==> flow/design.v <==
`timescale 1ns / 1ps
module conv (
input [4:0] stride,
input  conv_enable, 
output reg [18:0] address1 , address2, write_address,
output reg end_reach, full_conv_end, dot_sum_end,
input clk,
input reset,
input [9:0] w1 ,h1,w2,h2,
output reg [9:0] width, height
  );
reg [9:0] H1_index_outer , V1_index_outer ;
reg [5:0]	v1_index_inner , h1_index_inner ;
reg dot_sum_start ;
always @ (posedge clk) begin	 
		if (reset) begin
			H1_index_outer = 0;
			V1_index_outer = 0;
			v1_index_inner = 0;
			h1_index_inner = 0;
			address1 = 0;
			address2 = 0;
			write_address = 0;
			end_reach = 0;
			dot_sum_end = 0;
			dot_sum_start = 1;
			full_conv_end = 0;
			width = 0;
			height = 0;
		end
		else if (conv_enable) begin
				if (dot_sum_start) begin
						v1_index_inner = 0;
						h1_index_inner = 0;
						dot_sum_start = 0;
						dot_sum_end =0;
				end	
				if (!full_conv_end) begin
					address1 = address1 + 2'b01;
					h1_index_inner = h1_index_inner + 2'b01 ;
					if (h1_index_inner == w2) begin			 
						v1_index_inner = v1_index_inner + 1;
						h1_index_inner = 6'b0;								
						address1 = (v1_index_inner + V1_index_outer )* w1 + H1_index_outer;
					end	
					if (v1_index_inner == h2) begin			 
						H1_index_outer = H1_index_outer + stride;
						address1 = V1_index_outer * w1 + H1_index_outer ;
						dot_sum_start = 1;
						dot_sum_end =1;
						v1_index_inner = 6'b0;
					end
					if ((H1_index_outer + w2) > w1	) begin		 
						width = H1_index_outer;
						dot_sum_start = 1;
						V1_index_outer = V1_index_outer + stride;
						H1_index_outer = 10'b0000000000;
						address1 = V1_index_outer * w1;
					end
					if (address1 == h1*w1 ) 		full_conv_end = 1;		 
					if ((address1 + 1) == h1*w1 ) 		height = V1_index_outer + 1;
					address2 = v1_index_inner*w2 + h1_index_inner;
					if (dot_sum_start)	write_address	= write_address + 1;
				end
		end
    end
endmodule 
Reports on conv
What the tools print for conv, step after step.
Lines are those of the file above, counted from 1.
Cell names lack the library's common part.
A cell with n/a has no value.
- top module: conv
- clock: clk
- standard-cell library: sky130hd
- timing corner: tt_025C_1v80

Elaborated design
Source: Yosys, flattened and elaborated, memories not mapped. Widths are those after wreduce. Registers that Yosys merges into a memory's read port (data or address) are not register bits. Print and check cells do not count.
- register bits at 112
- noted input bits: 48
- output and inout port bits: 80
- $add $sub $neg: 13
- multipliers: 6
- order comparisons: 1
- noted eq/ne operators: 4
- multiplexer cells: 46
- noted bitwise operators: 1
- reduce/logical cells at 4
- operators by type and width (operator ; number):
    multiplier 10 x 10 -> 19 bit ; 3
    multiplier 10 x 10 -> 20 bit ; 1
    multiplier 11 x 10 -> 19 bit ; 1
    2-to-1 mux 6 bit ; 20
    2-to-1 mux 19 bit ; 6
    multiplier 6 x 10 -> 16 bit ; 1
    2-to-1 mux 10 bit ; 9
    adder 19 x 1 -> 19 bit with constant B ; 2
    adder 19 x 10 -> 19 bit ; 2
    adder 10 x 5 -> 10 bit ; 2
    adder 19 x 1 -> 20 bit with constant B ; 1
    equality test 20 bit ; 1
    equality test 6 x 10 -> 1 bit ; 2
    equality test 19 bit ; 1
    adder 16 x 6 -> 17 bit ; 1
    adder 6 x 1 -> 6 bit with constant B ; 2
    adder 6 x 10 -> 11 bit ; 1
    2-to-1 mux 1 bit ; 11
    adder 10 x 1 -> 10 bit with constant B ; 1
    adder 10 bit ; 1
    greater-than comparator 10 bit ; 1
    AND reduction 3 bit ; 3
    AND reduction 2 bit ; 1
    inverter 1 bit ; 1

Longest topological paths
Depth = most cells in a row (Yosys ltp): at word level without a register or memory, in the mapped netlist without a sequential cell, where the memories' decode and read muxes count.
- depth in word-level cells at 23
- ABC_AREA at 0
- depth in mapped cells: 53

After synthesis
The flow's flattened synthesis, as Yosys stat reports it; memories are mapped. The netlist is that of the ABC_AREA named above (0 if unset); the other value can give another one.
Totals and module areas in this step are rounded.
- cells in the netlist: 2938
- noted cell area after synthesis: 24100 µm²
- mapped flip-flops at 110
- cells by type (cell ; number ; area in all (µm²)):
    fa_1 ; 313 ; 6266.01
    ha_1 ; 296 ; 3.7E+03
    dfxtp_1 ; 110 ; 2.2E+03
    inv_1 ; 437 ; 1.64E+03
    and2_1 ; 239 ; 1.5E+03
    nand2_1 ; 358 ; 1.34E+03
    xnor2_1 ; 137 ; 1.2E+03
    nor2_1 ; 210 ; 788.256
    xor2_1 ; 79 ; 691.914
    a21oi_1 ; 129 ; 645.619
    clkbuf_1 ; 100 ; 375.36
    mux2i_1 ; 29 ; 290.278
    o21ai_0 ; 56 ; 280.269
    a21o_1 ; 28 ; 210.202
    o21bai_1 ; 28 ; 210.202
    nand3_1 ; 41 ; 205.197
    nor3_1 ; 40 ; 200.192
    a211oi_1 ; 25 ; 187.68
Not listed: further types 68, cells in them 283.

Timing after synthesis
Source: OpenSTA report_checks on the synthesized netlist (no wires, ideal clock, input and output delay 20% of the period each), path of least setup slack; recovery checks are left aside. Register names are those of the netlist, which keeps one name where synthesis merged equal registers.
- path kind: input port to flip-flop
- start: input port w2[5]
- end: register height[0]
- noted clock period: 11.0 ns
- input delay: 2.200 ns
- setup time: 0.124 ns
- launch time at the first pin: 2.200 ns
- noted arrival: 9.954 ns
- noted setup slack: 0.922 ns
- path delay: 7.878 ns
- noted driving pins on the path: 44
- noted buffers on the path: 7
- synthesis period reached at 10.078 ns
"path delay" = arrival - input delay + setup time.
"driving pins on the path": output pins that drive a net of the path, with the launching flip-flop's if there is one; two outputs of one cell count as two.
"synthesis period reached" = period - worst setup slack (recovery checks aside). The figure is calculated, with input and output delays left at 20% of the set period.
The rows between start and end are the longest chain of elaborated cells between them; the timing report does not say that the signal goes this way. Where chains are equally long, one stands for them.
A line is the first line of the expression or statement that the cell stems from. Yosys adds cells for indexed reads and writes and turns some case tables into memories.
- path through: clkbuf_1 nand2b_1 or4_4 a21o_1 a2111oi_4 o21ai_1 nor2_1 buf_4 buf_4 mux2i_1 inv_1 ha_1 a21o_1 a21oi_1 o21bai_1 a21oi_1 o21bai_1 a21oi_1 (+8 left out) o211ai_1 and2_1 buf_6 clkbuf_1 clkbuf_1 nand3_1 o31a_1 inv_1 ha_1 inv_1 or4_4 xnor2_1 a31oi_1 a2111oi_2 o2111ai_1 buf_6 mux2i_1 nor2_1
- noted length of the longest elaborated chain: 19
- ends and longest elaborated chain, post-synthesis (element ; line ; RTL):
    start, declared ; 9 ; input [9:0] w1 ,h1,w2,h2,
    equality test 6 x 10 -> 1 bit ; 41 ; if (h1_index_inner == w2) begin
    2-to-1 mux 6 bit ; 41 ;
    2-to-1 mux 6 bit ; 38 ; if (!full_conv_end) begin
    2-to-1 mux 6 bit ; 31 ; else if (conv_enable) begin
    2-to-1 mux 6 bit ; 16 ; if (reset) begin
    equality test 6 x 10 -> 1 bit ; 46 ; if (v1_index_inner == h2) begin
    2-to-1 mux 10 bit ; 46 ;
    (+5 left out) ; n/a ;
    2-to-1 mux 19 bit ; 53 ; if ((H1_index_outer + w2) > w1 ) begin
    2-to-1 mux 19 bit ; 38 ;
    2-to-1 mux 19 bit ; 31 ;
    2-to-1 mux 19 bit ; 16 ;
    adder 19 x 1 -> 20 bit ; 61 ; if ((address1 + 1) == h1*w1 ) height = V1_index_outer + 1;
    equality test 20 bit ; 61 ;
    AND reduction 3 bit ; n/a ;
    end, assigned ; 29 ; height = 0;
    end, assigned ; 61 ;
    end, declared ; 10 ; output reg [9:0] width, height

Worst path after layout
From the final timing report of stored run 1: the path of least setup slack in the routed layout; clock arrival at registers is part of the times.
- path kind: input port to flip-flop
- start: input port stride[1]
- end: register height[6]
- noted clock period: 11.0 ns
- input delay: 2.20 ns
- setup time: 0.12 ns
- launch time at the first pin: 2.20 ns
- noted arrival: 10.72 ns
- noted setup slack: 0.55 ns
- noted driving pins on the path: 33
- noted buffers on the path: 3
The rows between start and end are the longest chain of elaborated cells between them; the timing report does not say that the signal goes this way. Where chains are equally long, one stands for them.
- path through: clkdlybuf4s50_1 ha_1 a21o_1 a21oi_1 o21bai_1 a21oi_1 buf_4 nor2_1 xor2_2 nand2_1 fa_1 inv_1 fa_1 fa_1 fa_1 fa_1 ha_1 and2_1 nand2_1 a211oi_1 o31ai_2 nand2_1 a21oi_1 xor2_1 mux2_2 xor2_1 a2111oi_1 a311oi_1 nor4_1 o2111ai_2 buf_12 mux2i_1 nor2_1
- noted length of the longest elaborated chain: 14
- ends and longest elaborated chain, after layout (element ; line ; RTL):
    start, declared ; 3 ; input [4:0] stride,
    adder 10 x 5 -> 10 bit ; 47 ; H1_index_outer = H1_index_outer + stride;
    2-to-1 mux 10 bit ; 46 ; if (v1_index_inner == h2) begin
    2-to-1 mux 10 bit ; 38 ; if (!full_conv_end) begin
    2-to-1 mux 10 bit ; 31 ; else if (conv_enable) begin
    2-to-1 mux 10 bit ; 16 ; if (reset) begin
    adder 10 bit ; 53 ; if ((H1_index_outer + w2) > w1 ) begin
    greater-than comparator 10 bit ; 53 ;
    2-to-1 mux 19 bit ; 53 ;
    2-to-1 mux 19 bit ; 38 ;
    2-to-1 mux 19 bit ; 31 ;
    2-to-1 mux 19 bit ; 16 ;
    adder 19 x 1 -> 20 bit ; 61 ; if ((address1 + 1) == h1*w1 ) height = V1_index_outer + 1;
    equality test 20 bit ; 61 ;
    AND reduction 3 bit ; n/a ;
    end, assigned ; 29 ; height = 0;
    end, assigned ; 61 ;
    end, declared ; 10 ; output reg [9:0] width, height

## Implementation results

Measured data: module conv, platform sky130hd, 4 stored runs of the flow under differing settings, order arbitrary. Input and output delays are each 20% of the period that was set; the output load is 0.01 pF.
"achieved period" means the clock period less the worst setup slack. The figure is calculated, with input and output delays left at 20% of the set period.
"worst path time" is the time allowed to the run's worst setup path (the clock period less input and output delay, where it has them) less its slack. Clock arrival times count: a late capture clock shortens it, a late launch clock lengthens it.
"total power of the final layout" rests on the timing tool's default activity at the inputs, not on a simulated workload.
The results are shown rounded.

Stored run 1

==> flow/run.sh <==
#!/bin/bash
# the make line also repeats the synthesis and layout settings of config.mk as NAME=value (left out here)
make -C /OpenROAD-flow-scripts/flow DESIGN_CONFIG=/design/flow/config.mk WORK_HOME=/design/flow/orfs CLKGATE_MAP_FILE= finish
==> flow/config.mk <==
export PLATFORM = sky130hd
export DESIGN_NAME = conv
export DESIGN_NICKNAME = conv
export VERILOG_FILES = /design/flow/design.v
export SDC_FILE = /design/flow/constraint.sdc
export NUM_CORES = 4
export LEC_CHECK = 0
export CAP_MARGIN = 20
export CORE_MARGIN = 2
export CORE_UTILIZATION = 40
export SLEW_MARGIN = 20
==> flow/constraint.sdc <==
create_clock -name core_clock -period 11.0 [get_ports {clk}]
set_input_delay 2.2000 -clock core_clock [delete_from_list [all_inputs] [get_ports {clk}]]
set_output_delay 2.2000 -clock core_clock [all_outputs]
set_load 0.01 [all_outputs]

Measured in stored run 1:
- setup slack of the critical path at 0.555 ns
- final design utilization: 45.1 %
- achieved period at 10.445 ns
- noted the worst path time: 8.25 ns
- critical path kind: input port to flip-flop
- noted the synthesis area: 24100 µm²
- die area: 62300 µm²
- noted the total power of the final layout: 0.00324 W
- noted the standard-cell area of the final layout: 27100 µm²
- total negative slack at 0.000 ns
- noted the smallest hold slack: 0.462 ns

Stored run 2

==> flow/run.sh <==
#!/bin/bash
# the make line also repeats the synthesis and layout settings of config.mk as NAME=value (left out here)
make -C /OpenROAD-flow-scripts/flow DESIGN_CONFIG=/design/flow/config.mk WORK_HOME=/design/flow/orfs CLKGATE_MAP_FILE= finish
==> flow/config.mk <==
export PLATFORM = sky130hd
export DESIGN_NAME = conv
export DESIGN_NICKNAME = conv
export VERILOG_FILES = /design/flow/design.v
export SDC_FILE = /design/flow/constraint.sdc
export NUM_CORES = 4
export LEC_CHECK = 0
export CAP_MARGIN = 20
export CORE_MARGIN = 2
export CORE_UTILIZATION = 40
export SLEW_MARGIN = 20
==> flow/constraint.sdc <==
create_clock -name core_clock -period 10.6 [get_ports {clk}]
set_input_delay 2.1200 -clock core_clock [delete_from_list [all_inputs] [get_ports {clk}]]
set_output_delay 2.1200 -clock core_clock [all_outputs]
set_load 0.01 [all_outputs]

Measured in stored run 2:
- setup slack of the critical path at 0.519 ns
- final design utilization: 45.8 %
- achieved period at 10.081 ns
- noted the worst path time: 7.96 ns
- critical path kind: input port to flip-flop
- noted the synthesis area: 24100 µm²
- die area: 62300 µm²
- noted the total power of the final layout: 0.00351 W
- noted the standard-cell area of the final layout: 27500 µm²
- total negative slack at 0.000 ns
- noted the smallest hold slack: 0.458 ns

Stored run 3

==> flow/run.sh <==
#!/bin/bash
# the make line also repeats the synthesis and layout settings of config.mk as NAME=value (left out here)
make -C /OpenROAD-flow-scripts/flow DESIGN_CONFIG=/design/flow/config.mk WORK_HOME=/design/flow/orfs CLKGATE_MAP_FILE= finish
==> flow/config.mk <==
export PLATFORM = sky130hd
export DESIGN_NAME = conv
export DESIGN_NICKNAME = conv
export VERILOG_FILES = /design/flow/design.v
export SDC_FILE = /design/flow/constraint.sdc
export NUM_CORES = 4
export LEC_CHECK = 0
export CAP_MARGIN = 0
export CORE_ASPECT_RATIO = 1.19
export CORE_MARGIN = 5
export CORE_UTILIZATION = 32
export CTS_CLUSTER_SIZE = 91
export GPL_ROUTABILITY_DRIVEN = 0
export MAX_ROUTING_LAYER = met4
export MIN_ROUTING_LAYER = met1
export SETUP_SLACK_MARGIN = -0.85
export SLEW_MARGIN = 20
==> flow/constraint.sdc <==
create_clock -name core_clock -period 16.5 [get_ports {clk}]
set_input_delay 3.3000 -clock core_clock [delete_from_list [all_inputs] [get_ports {clk}]]
set_output_delay 3.3000 -clock core_clock [all_outputs]
set_load 0.01 [all_outputs]

Measured in stored run 3:
- setup slack of the critical path at 3.28 ns
- final design utilization: 35.9 %
- achieved period at 13.220 ns
- noted the worst path time: 9.92 ns
- critical path kind: input port to flip-flop
- noted the synthesis area: 24100 µm²
- die area: 81000 µm²
- noted the total power of the final layout: 0.00212 W
- noted the standard-cell area of the final layout: 26700 µm²
- total negative slack at 0.000 ns
- noted the smallest hold slack: 0.461 ns

Stored run 4

==> flow/run.sh <==
#!/bin/bash
# the make line also repeats the synthesis and layout settings of config.mk as NAME=value (left out here)
make -C /OpenROAD-flow-scripts/flow DESIGN_CONFIG=/design/flow/config.mk WORK_HOME=/design/flow/orfs CLKGATE_MAP_FILE= finish
==> flow/config.mk <==
export PLATFORM = sky130hd
export DESIGN_NAME = conv
export DESIGN_NICKNAME = conv
export VERILOG_FILES = /design/flow/design.v
export SDC_FILE = /design/flow/constraint.sdc
export NUM_CORES = 4
export LEC_CHECK = 0
export CAP_MARGIN = 20
export CORE_MARGIN = 2
export CORE_UTILIZATION = 52
export SLEW_MARGIN = 20
==> flow/constraint.sdc <==
create_clock -name core_clock -period 10.6 [get_ports {clk}]
set_input_delay 2.1200 -clock core_clock [delete_from_list [all_inputs] [get_ports {clk}]]
set_output_delay 2.1200 -clock core_clock [all_outputs]
set_load 0.01 [all_outputs]

Measured in stored run 4:
- setup slack of the critical path at 0.477 ns
- final design utilization: 59.5 %
- achieved period at 10.123 ns
- noted the worst path time: 8.00 ns
- critical path kind: input port to flip-flop
- noted the synthesis area: 24100 µm²
- die area: 48100 µm²
- noted the total power of the final layout: 0.00353 W
- noted the standard-cell area of the final layout: 27100 µm²
- total negative slack at 0.000 ns
- noted the smallest hold slack: 0.455 ns
